==> flow/design.v <==
`default_nettype none
`timescale 1ns / 1ps
module mul #(
    WIDTH=25,   
    FBITS=20    
    )(
    input wire signed [WIDTH-1:0] a,    
    input wire signed [WIDTH-1:0] b,    
    output reg signed [WIDTH-1:0] val   
    );
    localparam IBITS = WIDTH - FBITS;     
    localparam MSB = 2*WIDTH - IBITS - 1;  
    localparam LSB = WIDTH - IBITS;        
    localparam HALF = {1'b1, {FBITS-1{1'b0}}}; 
    reg sig_diff;   
    reg signed [WIDTH-1:0] a1, b1;   
    reg signed [WIDTH-1:0] prod_t;   
    reg signed [2*WIDTH-1:0] prod;   
    reg [FBITS-1:0] rbits;           
    reg round;   
    reg even;    
    reg signed [WIDTH-1:0] u_result;    
    always @(*) begin
        sig_diff = a[WIDTH-1] ^ b[WIDTH-1];
        a1 = a[WIDTH-1] ? -a : a;    
        b1 = b[WIDTH-1] ? -b : b;    
        prod = a1 * b1;  
        prod_t = prod[MSB:LSB];  
        rbits  = prod[FBITS-1:0];  
        round  = prod[FBITS-1];    
        even  = ~prod[FBITS];      
         u_result = (round && !(even && rbits == HALF)) ? prod_t + 25'b1 : prod_t;  
         val = sig_diff ? -u_result : u_result;
        end
endmodule
`timescale 1ns / 1ps
 module random(
  output wire [31:0] out,
  input wire clk,  
  input wire reset,
  input wire request        
  ); 
  parameter [31:0] mod = 32'b1000_0000_0000_0000_0000_0000_0000_0000;  
  parameter [31:0] a = 32'd22695477;    
  parameter [31:0] c = 32'b1;            
  reg [31:0] temp;              
  reg [63:0] temp1;             
  reg [31:0] temp2;             
  reg [31:0] temp_out;          
  reg [1:0] state;              
always @(posedge clk) begin
        if(state == 2'b00)
            temp1 <= temp * a + c;   
        else if(state == 2'b01)
            temp2 <= temp1 % mod;    
end
always @(posedge clk or posedge reset) begin
        if (reset) begin
            temp <= 32'd13;
            state <= 2'b00;
            temp_out <= 32'd0;
        end
        else begin
            if(state == 2'b00) begin 
                state <= 2'b01;
            end
            else if(state == 2'b01) begin
                state <= 2'b10;
            end
            else begin
                temp <= temp2;         
                if(request) 
                    state <= 2'b00;    
            end
            if (request)
                temp_out <= temp2;
        end
end
assign out = temp_out;
 endmodule
`default_nettype none
`timescale 1ns / 1ps
module barnsley #(
    FP_WIDTH=25,    
    FP_INT=5       
    ) (
    input  wire clk,                                     
    input wire reset,                                    
    output wire [19:0] iter_max,                          
    input wire iter_change,                              
    output reg done,                                     
    output wire complete,                                
    output reg signed [FP_WIDTH-1:0] xn,                 
    output reg signed [FP_WIDTH-1:0] yn
    );
    reg signed [FP_WIDTH-1:0] mul_a_1, mul_b_1, mul_a_2, mul_b_2;
    wire signed [FP_WIDTH-1:0] mul_val_1, mul_val_2;
    mul #(.WIDTH(FP_WIDTH), .FBITS(FP_WIDTH - FP_INT)) mul_inst_0 (
        /*verilator lint_on PINCONNECTEMPTY*/
        .a(mul_a_1),
        .b(mul_b_1),
        .val(mul_val_1)
    );
    mul #(.WIDTH(FP_WIDTH), .FBITS(FP_WIDTH - FP_INT)) mul_inst_1 (
        /*verilator lint_on PINCONNECTEMPTY*/
        .a(mul_a_2),
        .b(mul_b_2),
        .val(mul_val_2)
    );
    wire [31:0] random_out;
    random random_inst(.out(random_out), .clk(clk), .reset(reset), .request(done) );
    reg [19:0] n;
    reg signed [FP_WIDTH-1:0] x;
    reg signed [FP_WIDTH-1:0] y;
    reg [3:0] state;  
    reg [19:0] iter_value;
    reg iter_reg;
    wire iter_button;
    always @(posedge clk) 
    begin
        iter_reg <= iter_change;
    end
    assign iter_button = iter_change & ~iter_reg;
    localparam signed [FP_WIDTH-1:0] FP_0_16 = 25'b0000000101000111101011100;  
    localparam signed [FP_WIDTH-1:0] FP_0_15 = 25'b0000000100110011001100110;  
    localparam signed [FP_WIDTH-1:0] NFP_0_15 = 25'b1111111011001100110011010;  
    localparam signed [FP_WIDTH-1:0] FP_0_85 = 25'b0000011011001100110011001;  
    localparam signed [FP_WIDTH-1:0] FP_0_04 = 25'b0000000001010001111010111;   
    localparam signed [FP_WIDTH-1:0] NFP_0_04 = 25'b1111110011001100110011010;  
    localparam signed [FP_WIDTH-1:0] FP_0_2  = 25'b0000000110011001100110011;   
    localparam signed [FP_WIDTH-1:0] FP_0_23 = 25'b0000000111010111000010100;  
    localparam signed [FP_WIDTH-1:0] FP_0_22 = 25'b0000000111000010100011110;  
    localparam signed [FP_WIDTH-1:0] FP_0_24 = 25'b0000000111101011100001010;  
    localparam signed [FP_WIDTH-1:0] FP_0_26 = 25'b0000001000010100011110101;  
    localparam signed [FP_WIDTH-1:0] NFP_0_26 = 25'b1111110111101011100001011; 
    localparam signed [FP_WIDTH-1:0] FP_0_28 = 25'b0000001000111101011100001;  
    localparam signed [FP_WIDTH-1:0] FP_1_5  = 25'b0000110000000000000000000;  
    assign complete = (n >= iter_value);
    always @(posedge clk or posedge reset) 
    begin
        if (reset) 
            begin
                x <= 0;  y <= 0;
                xn <= 0; yn <= 0;
                n <= 0;  done <= 0;
                state <= 0;
                iter_value <= 1000;
            end
        else if (iter_button) 
            begin
                done <= 0;
                if (iter_value < 10000)
                    iter_value <= iter_value + 3000; 
            end
        else if (complete)
            done <= 0;
        else
            begin
                case (state)
                    4'b0000: 
                    begin
                        done <= 0;
                        state <= 4'b0001;
                    end
                    4'b0001: 
                    begin
                        done <= 0;
                        if (random_out < 32'd21474836)
                                xn <= 0;
                        else if (random_out < 32'd1846835936)
                            begin 
                                mul_a_1 <= x;
                                mul_b_1 <= FP_0_85;  
                                mul_a_2 <= y;
                                mul_b_2 <= FP_0_04;  
                            end
                        else if (random_out < 32'd1997159792)
                            begin 
                                mul_a_1 <= x;
                                mul_b_1 <= FP_0_2;  
                                mul_a_2 <= y;
                                mul_b_2 <= (FP_0_26);  
                            end
                        else 
                            begin
                                mul_a_1 <= x;
                                mul_b_1 <= (FP_0_15);  
                                mul_a_2 <= y;
                                mul_b_2 <= FP_0_28;  
                            end
                        state <= 4'b0010;
                    end
                    4'b0010: 
                    begin
                        done <= 0;
                        if (random_out < 32'd21474836)
                                xn <= 0;
                        else if (random_out < 32'd1846835936)
                            begin
                                xn <= mul_val_1 + mul_val_2; 
                            end
                        else if (random_out < 32'd1997159792)
                            begin 
                                xn <= mul_val_1 - mul_val_2; 
                            end
                        else 
                            begin
                                xn <= -mul_val_1 + mul_val_2;
                            end
                        state <= 4'b0011;
                    end
                    4'b0011: 
                    begin
                        done <= 0;
                        if (random_out < 32'd21474836)
                            begin
                                mul_a_1 <= FP_0_16;  
                                mul_b_1 <= y; 
                            end
                        else if (random_out < 32'd1846835936)
                            begin 
                                mul_a_1 <= x;
                                mul_b_1 <= (FP_0_04);  
                                mul_a_2 <= y;
                                mul_b_2 <= FP_0_85;  
                            end
                        else if (random_out < 32'd1997159792)
                            begin 
                                mul_a_1 <= x;
                                mul_b_1 <= FP_0_23;  
                                mul_a_2 <= y;
                                mul_b_2 <= FP_0_22;  
                            end
                        else 
                            begin
                                mul_a_1 <= x;
                                mul_b_1 <= FP_0_26;  
                                mul_a_2 <= y;
                                mul_b_2 <= FP_0_24;  
                            end
                        state <= 4'b0100;
                    end 
                    4'b0100: 
                    begin
                        done <= 0;
                        if (random_out < 32'd21474836)
                            begin
                                yn <= mul_val_1;
                            end
                        else if (random_out < 32'd1846835936) 
                            begin 
                                yn <= -mul_val_1 + mul_val_2 + FP_1_5;
                            end
                        else if (random_out < 32'd1997159792)
                            begin 
                                yn <= mul_val_1 + mul_val_2 + FP_1_5;
                            end
                        else 
                            begin
                                yn <= mul_val_1 + mul_val_2;
                            end
                        state <= 4'b0101;
                    end                     
                    4'b0101:
                    begin
                        x <= xn;
                        y <= yn;
                        n <= n + 1;
                        done <= 1;
                        state <= 4'b0000;
                    end
                endcase
            end
    end
    assign iter_max = iter_value;
endmodule
# == Step by step through the tools: barnsley ==
# Tool output for the design above, in the order of the flow.
# Line numbers count from 1 in the design file above.
# Library cell names are shortened.
# Not given: --
# inputs
top_module,barnsley
clock_port,clk
lib,sky130hd
lib_corner,tt_025C_1v80

# == Elaborated design ==
# Yosys after proc, flatten, opt, wreduce and memory -nomap, before mapping. Memory bits, and registers merged into a memory's read port (data or address), are not among the register bits. Print and check cells are not counted.
# classes
n_eq,12
add_sub_neg,17
n_reduce_logical,25
n_mux,42
n_mul,3
logic,11
n_cmp,5
# ops
operator,count
25-bit by 25-bit multiplier with 45-bit output,2
31-bit by 25-bit multiplier with 31-bit output (second input constant),1
25-bit two-way mux,23
25-bit case mux with 2-bit select,4
25-bit negation,7
31-bit less-than comparator (second input constant),2
19-bit two-way mux,3
25-bit by 1-bit adder with 25-bit output (second input constant),2
25-bit by 22-bit adder with 25-bit output (second input constant),2
25-bit adder,2
20-bit == test (second input constant),2
20-bit two-way mux,2
31-bit by 1-bit adder with 31-bit output (second input constant),1
31-bit by 25-bit less-than comparator with 1-bit output (second input constant),1
15-bit two-way mux,2
25-bit subtractor,1
4-bit case mux with 6-bit select,1
20-bit by 1-bit adder with 20-bit output (second input constant),1
20-bit by 12-bit adder with 20-bit output (second input constant),1
20-bit by 14-bit less-than comparator with 1-bit output (second input constant),1
20-bit greater-or-equal comparator,1
17-bit two-way mux,1
5-bit AND reduction,2
3-bit AND reduction,3
1-bit inverter,8
2-bit != test (second input constant),4
4-bit by 2-bit == test with 1-bit output (second input constant),2
4-bit by 3-bit == test with 1-bit output (second input constant),2
# Other operator kinds: 20; their cells: 31.
# bits
out_inout_bits,72
regBits,372
inputBits,3

# == Depth ==
# Longest topological path by Yosys (ltp), each cell counted once; first at word level (registers and memories cut), then after technology mapping (sequential cells cut; the memories' decode and read muxes count).
# depth
word_depth,16
ABC_AREA,0
ltp_mapped,60

# == Synthesis result ==
# Yosys stat after the flow's synthesis: flattened, memories mapped to cells. It holds for the ABC_AREA given above (unset counts as 0); a run with the other value may have another netlist.
# Totals and module areas in this step are rounded.
# mapped
ff_cells,359
cells,7469
buffers,282
seq_area_um2,9750
yosys_area_um2,69400
# by_type
cell_type,count,type_area_um2
fa_1,1264,2.53E+04
ha_1,564,7.06E+03
inv_1,1675,6287.28
dfrtp_1,196,4.9E+03
edfxtp_1,151,4.53E+03
xnor2_1,290,2.54E+03
nand2_1,648,2.43E+03
nor2_1,519,1.95E+03
and2_1,265,1657.84
mux2_2,103,1.16E+03
xor2_1,116,1.02E+03
o21ai_0,198,990.95
a21oi_1,193,965.926
clkbuf_1,251,942.154
a21o_1,68,510.49
nor3_1,71,355.341
nand2b_1,56,350.336
nor2b_1,51,319.056
# Not listed: further types 90, cells in them 790.
# The figures by module come from a second, unflattened synthesis with its own total; it is not the netlist above.
# unflattened
hier_cells,8403
area_unflattened_um2,75900
# Rows give one instance, submodules left out.
# modules
mod,cells,mod_seq_area_um2,area_um2,instances
mul,2875,0.0,24600,2
barnsley,1598,6300,14500,1
random,1055,3490,12200,1

# == Worst setup path after synthesis ==
# Path of least setup slack by OpenSTA after synthesis, without wires, with an ideal clock, recovery checks aside; 20% of the period is set as input and as output delay. Where synthesis merged equal registers, the netlist keeps one of their names.
# synth_timing
kind,reg2reg
startpoint,register mul_b_1[2]
endpoint,register yn[24]
t_arrival_ns,13.507
path_delay_ns,13.647
setup_ns,0.140
n_path_buf,4
path_stages,54
t_first_pin_ns,0.000
path_slack_ns,1.353
clock_period_ns,15.0
required_time_ns,14.860
synth_period_reached_ns,13.647
# "path_delay_ns" is the arrival time less input delay plus setup time.
# "path_stages" counts driving pins, that of a launching flip-flop among them; a cell with two outputs on the path counts twice.
# "synth_period_reached_ns" is the clock period less the worst setup slack; recovery checks do not enter. This is arithmetic on one report: input and output delays are still those of the set period (20% each).
# The rows between start and end are the longest chain of elaborated cells between them; the timing report does not say that the signal goes this way. Where chains are equally long, one stands for them.
# A line is the first line of the expression or statement that the cell stems from. Yosys adds cells for indexed reads and writes and turns some case tables into memories.
# A register here has more assigning lines than the two given.
# synth_between
cell_sequence,edfxtp_1 -> or3_1 -> nand2b_1 -> or4_1 -> o41ai_1 -> nand2b_1 -> o21ai_0 -> xor2_1 -> clkbuf_1 -> nor2_1 -> fa_1 -> inv_1 -> fa_1 -> inv_1 -> fa_1 -> inv_1 -> fa_1 -> inv_1 -> (+18 left out) -> o21ai_0 -> a21oi_1 -> mux2i_1 -> xor2_1 -> ha_1 -> clkbuf_1 -> inv_1 -> nand3_1 -> o211ai_1 -> a31oi_1 -> a2111oi_0 -> nor2_1 -> o311ai_0 -> nor3b_1 -> xnor2_1 -> xnor3_1 -> nand3_1 -> o311ai_1
elab_chain_cells,15
# synth_rtl
item,line,rtl
start: declaration,96,"reg signed [FP_WIDTH-1:0] mul_a_1, mul_b_1, mul_a_2, mul_b_2;"
start: assignment,187,mul_b_1 <= (FP_0_15);
start: assignment,218,mul_b_1 <= y;
25-bit negation,26,b1 = b[WIDTH-1] ? -b : b;
25-bit two-way mux,26,
25-bit by 25-bit multiplier with 45-bit output,27,prod = a1 * b1;
1-bit inverter,31,even  = ~prod[FBITS];
1-bit logical AND,32,u_result = (round && !(even && rbits == HALF)) ? prod_t + 25'b1 : prod_t;
1-bit zero test,32,
1-bit logical AND,32,
25-bit two-way mux,32,
25-bit negation,33,val = sig_diff ? -u_result : u_result;
25-bit two-way mux,33,
25-bit negation,252,yn <= -mul_val_1 + mul_val_2 + FP_1_5;
25-bit adder,252,
25-bit by 22-bit adder with 25-bit output,252,
25-bit two-way mux,250,else if (random_out < 32'd1846835936)
25-bit two-way mux,246,if (random_out < 32'd21474836)
end: assignment,248,yn <= mul_val_1;
end: assignment,252,
end: declaration,94,output reg signed [FP_WIDTH-1:0] yn

# == Path in the finished layout ==
# Path of least setup slack in the final report of run 1 (OpenROAD, finished layout, wires in). Where an end is a register, its clock arrival counts in the times.
# layout_timing
kind,reg2reg
startpoint,register mul_a_2[4]
endpoint,register yn[24]
n_path_buf,1
path_slack_ns,0.61
path_stages,49
t_arrival_ns,14.68
t_first_pin_ns,0.63
clock_period_ns,14.8
required_time_ns,15.29
setup_ns,0.11
# The rows between start and end are the longest chain of elaborated cells between them; the timing report does not say that the signal goes this way. Where chains are equally long, one stands for them.
# A register here has more assigning lines than the two given.
# layout_between
cell_sequence,edfxtp_1 -> or4_1 -> nor4_4 -> nand2b_1 -> nand2b_1 -> nand2b_1 -> o21ai_0 -> xnor2_2 -> buf_4 -> and2_1 -> fa_1 -> fa_1 -> fa_1 -> inv_1 -> fa_1 -> fa_1 -> inv_1 -> fa_1 -> (+13 left out) -> o21ai_0 -> a2bb2oi_1 -> nor2_1 -> a21oi_1 -> xnor2_2 -> ha_2 -> inv_2 -> or4_1 -> nor2_1 -> a31oi_1 -> o21a_1 -> xnor2_1 -> o21a_1 -> a311oi_1 -> or3_1 -> mux2i_1 -> xnor2_1 -> o311ai_1
elab_chain_cells,15
# layout_rtl
item,line,rtl
start: declaration,96,"reg signed [FP_WIDTH-1:0] mul_a_1, mul_b_1, mul_a_2, mul_b_2;"
start: assignment,174,mul_a_2 <= y;
start: assignment,181,mul_a_2 <= y;
25-bit negation,25,a1 = a[WIDTH-1] ? -a : a;
25-bit two-way mux,25,
25-bit by 25-bit multiplier with 45-bit output,27,prod = a1 * b1;
1-bit inverter,31,even  = ~prod[FBITS];
1-bit logical AND,32,u_result = (round && !(even && rbits == HALF)) ? prod_t + 25'b1 : prod_t;
1-bit zero test,32,
1-bit logical AND,32,
25-bit two-way mux,32,
25-bit negation,33,val = sig_diff ? -u_result : u_result;
25-bit two-way mux,33,
25-bit adder,256,yn <= mul_val_1 + mul_val_2 + FP_1_5;
25-bit by 22-bit adder with 25-bit output,256,
25-bit two-way mux,254,else if (random_out < 32'd1997159792)
25-bit two-way mux,250,else if (random_out < 32'd1846835936)
25-bit two-way mux,246,if (random_out < 32'd21474836)
end: assignment,248,yn <= mul_val_1;
end: assignment,252,yn <= -mul_val_1 + mul_val_2 + FP_1_5;
end: declaration,94,output reg signed [FP_WIDTH-1:0] yn

# Settings and measured results of 3 stored flow runs for module barnsley (sky130hd), not sorted in any way. The constraints put input and output delay at 20% of the set period each and load the outputs with 0.01 pF.
# "achieved_period_ns" is the run's clock period less its worst setup slack. It is reckoned from that one timing run; input and output delays stay at 20% of the period that was set.
# "worst_path_ns" is the time allowed to the run's worst setup path (the clock period less input and output delay, where it has them) less its slack. Clock arrival times count: a late capture clock shortens it, a late launch clock lengthens it.
# The measured numbers are rounded.
# Among the settings, . means not set for that run.
# A result given as . is not shown for that run.
stored run,CORE_UTILIZATION,period_ns,CAP_MARGIN,CORE_MARGIN,SLEW_MARGIN,CELL_PAD_IN_SITES_DETAIL_PLACEMENT,CTS_CLUSTER_DIAMETER,CTS_CLUSTER_SIZE,GPL_ROUTABILITY_DRIVEN,HOLD_SLACK_MARGIN,MAX_ROUTING_LAYER,TNS_END_PERCENT,GPL_TIMING_DRIVEN,MIN_ROUTING_LAYER,PLACE_DENSITY_LB_ADDON,SETUP_SLACK_MARGIN,worst_setup_slack_ns,cell_area_final_um2,synth_area_um2,worst_path_ns,worstPathKind,tns_setup_ns,achieved_period_ns,fin_util_pct,die_um2,final_hold_ws_ns
run 1,19,14.8,20,2,20,.,.,.,.,.,.,.,.,.,.,.,0.612,78700,69400,14.19,reg2reg,0.000,14.188,21.7,370000,0.404
run 2,70,25.4,0,9,35,1,82,77,0,0.05,met4,5,.,.,.,.,.,.,.,.,.,.,.,.,.,.
run 3,25,16.2,5,2,20,.,.,.,0,.,.,.,1,met1,0.0,3.15,3.01,83400,69400,13.19,reg2reg,0.000,13.186,30.2,282000,0.408
# Run 2: no results, placement failed with DPL-0033
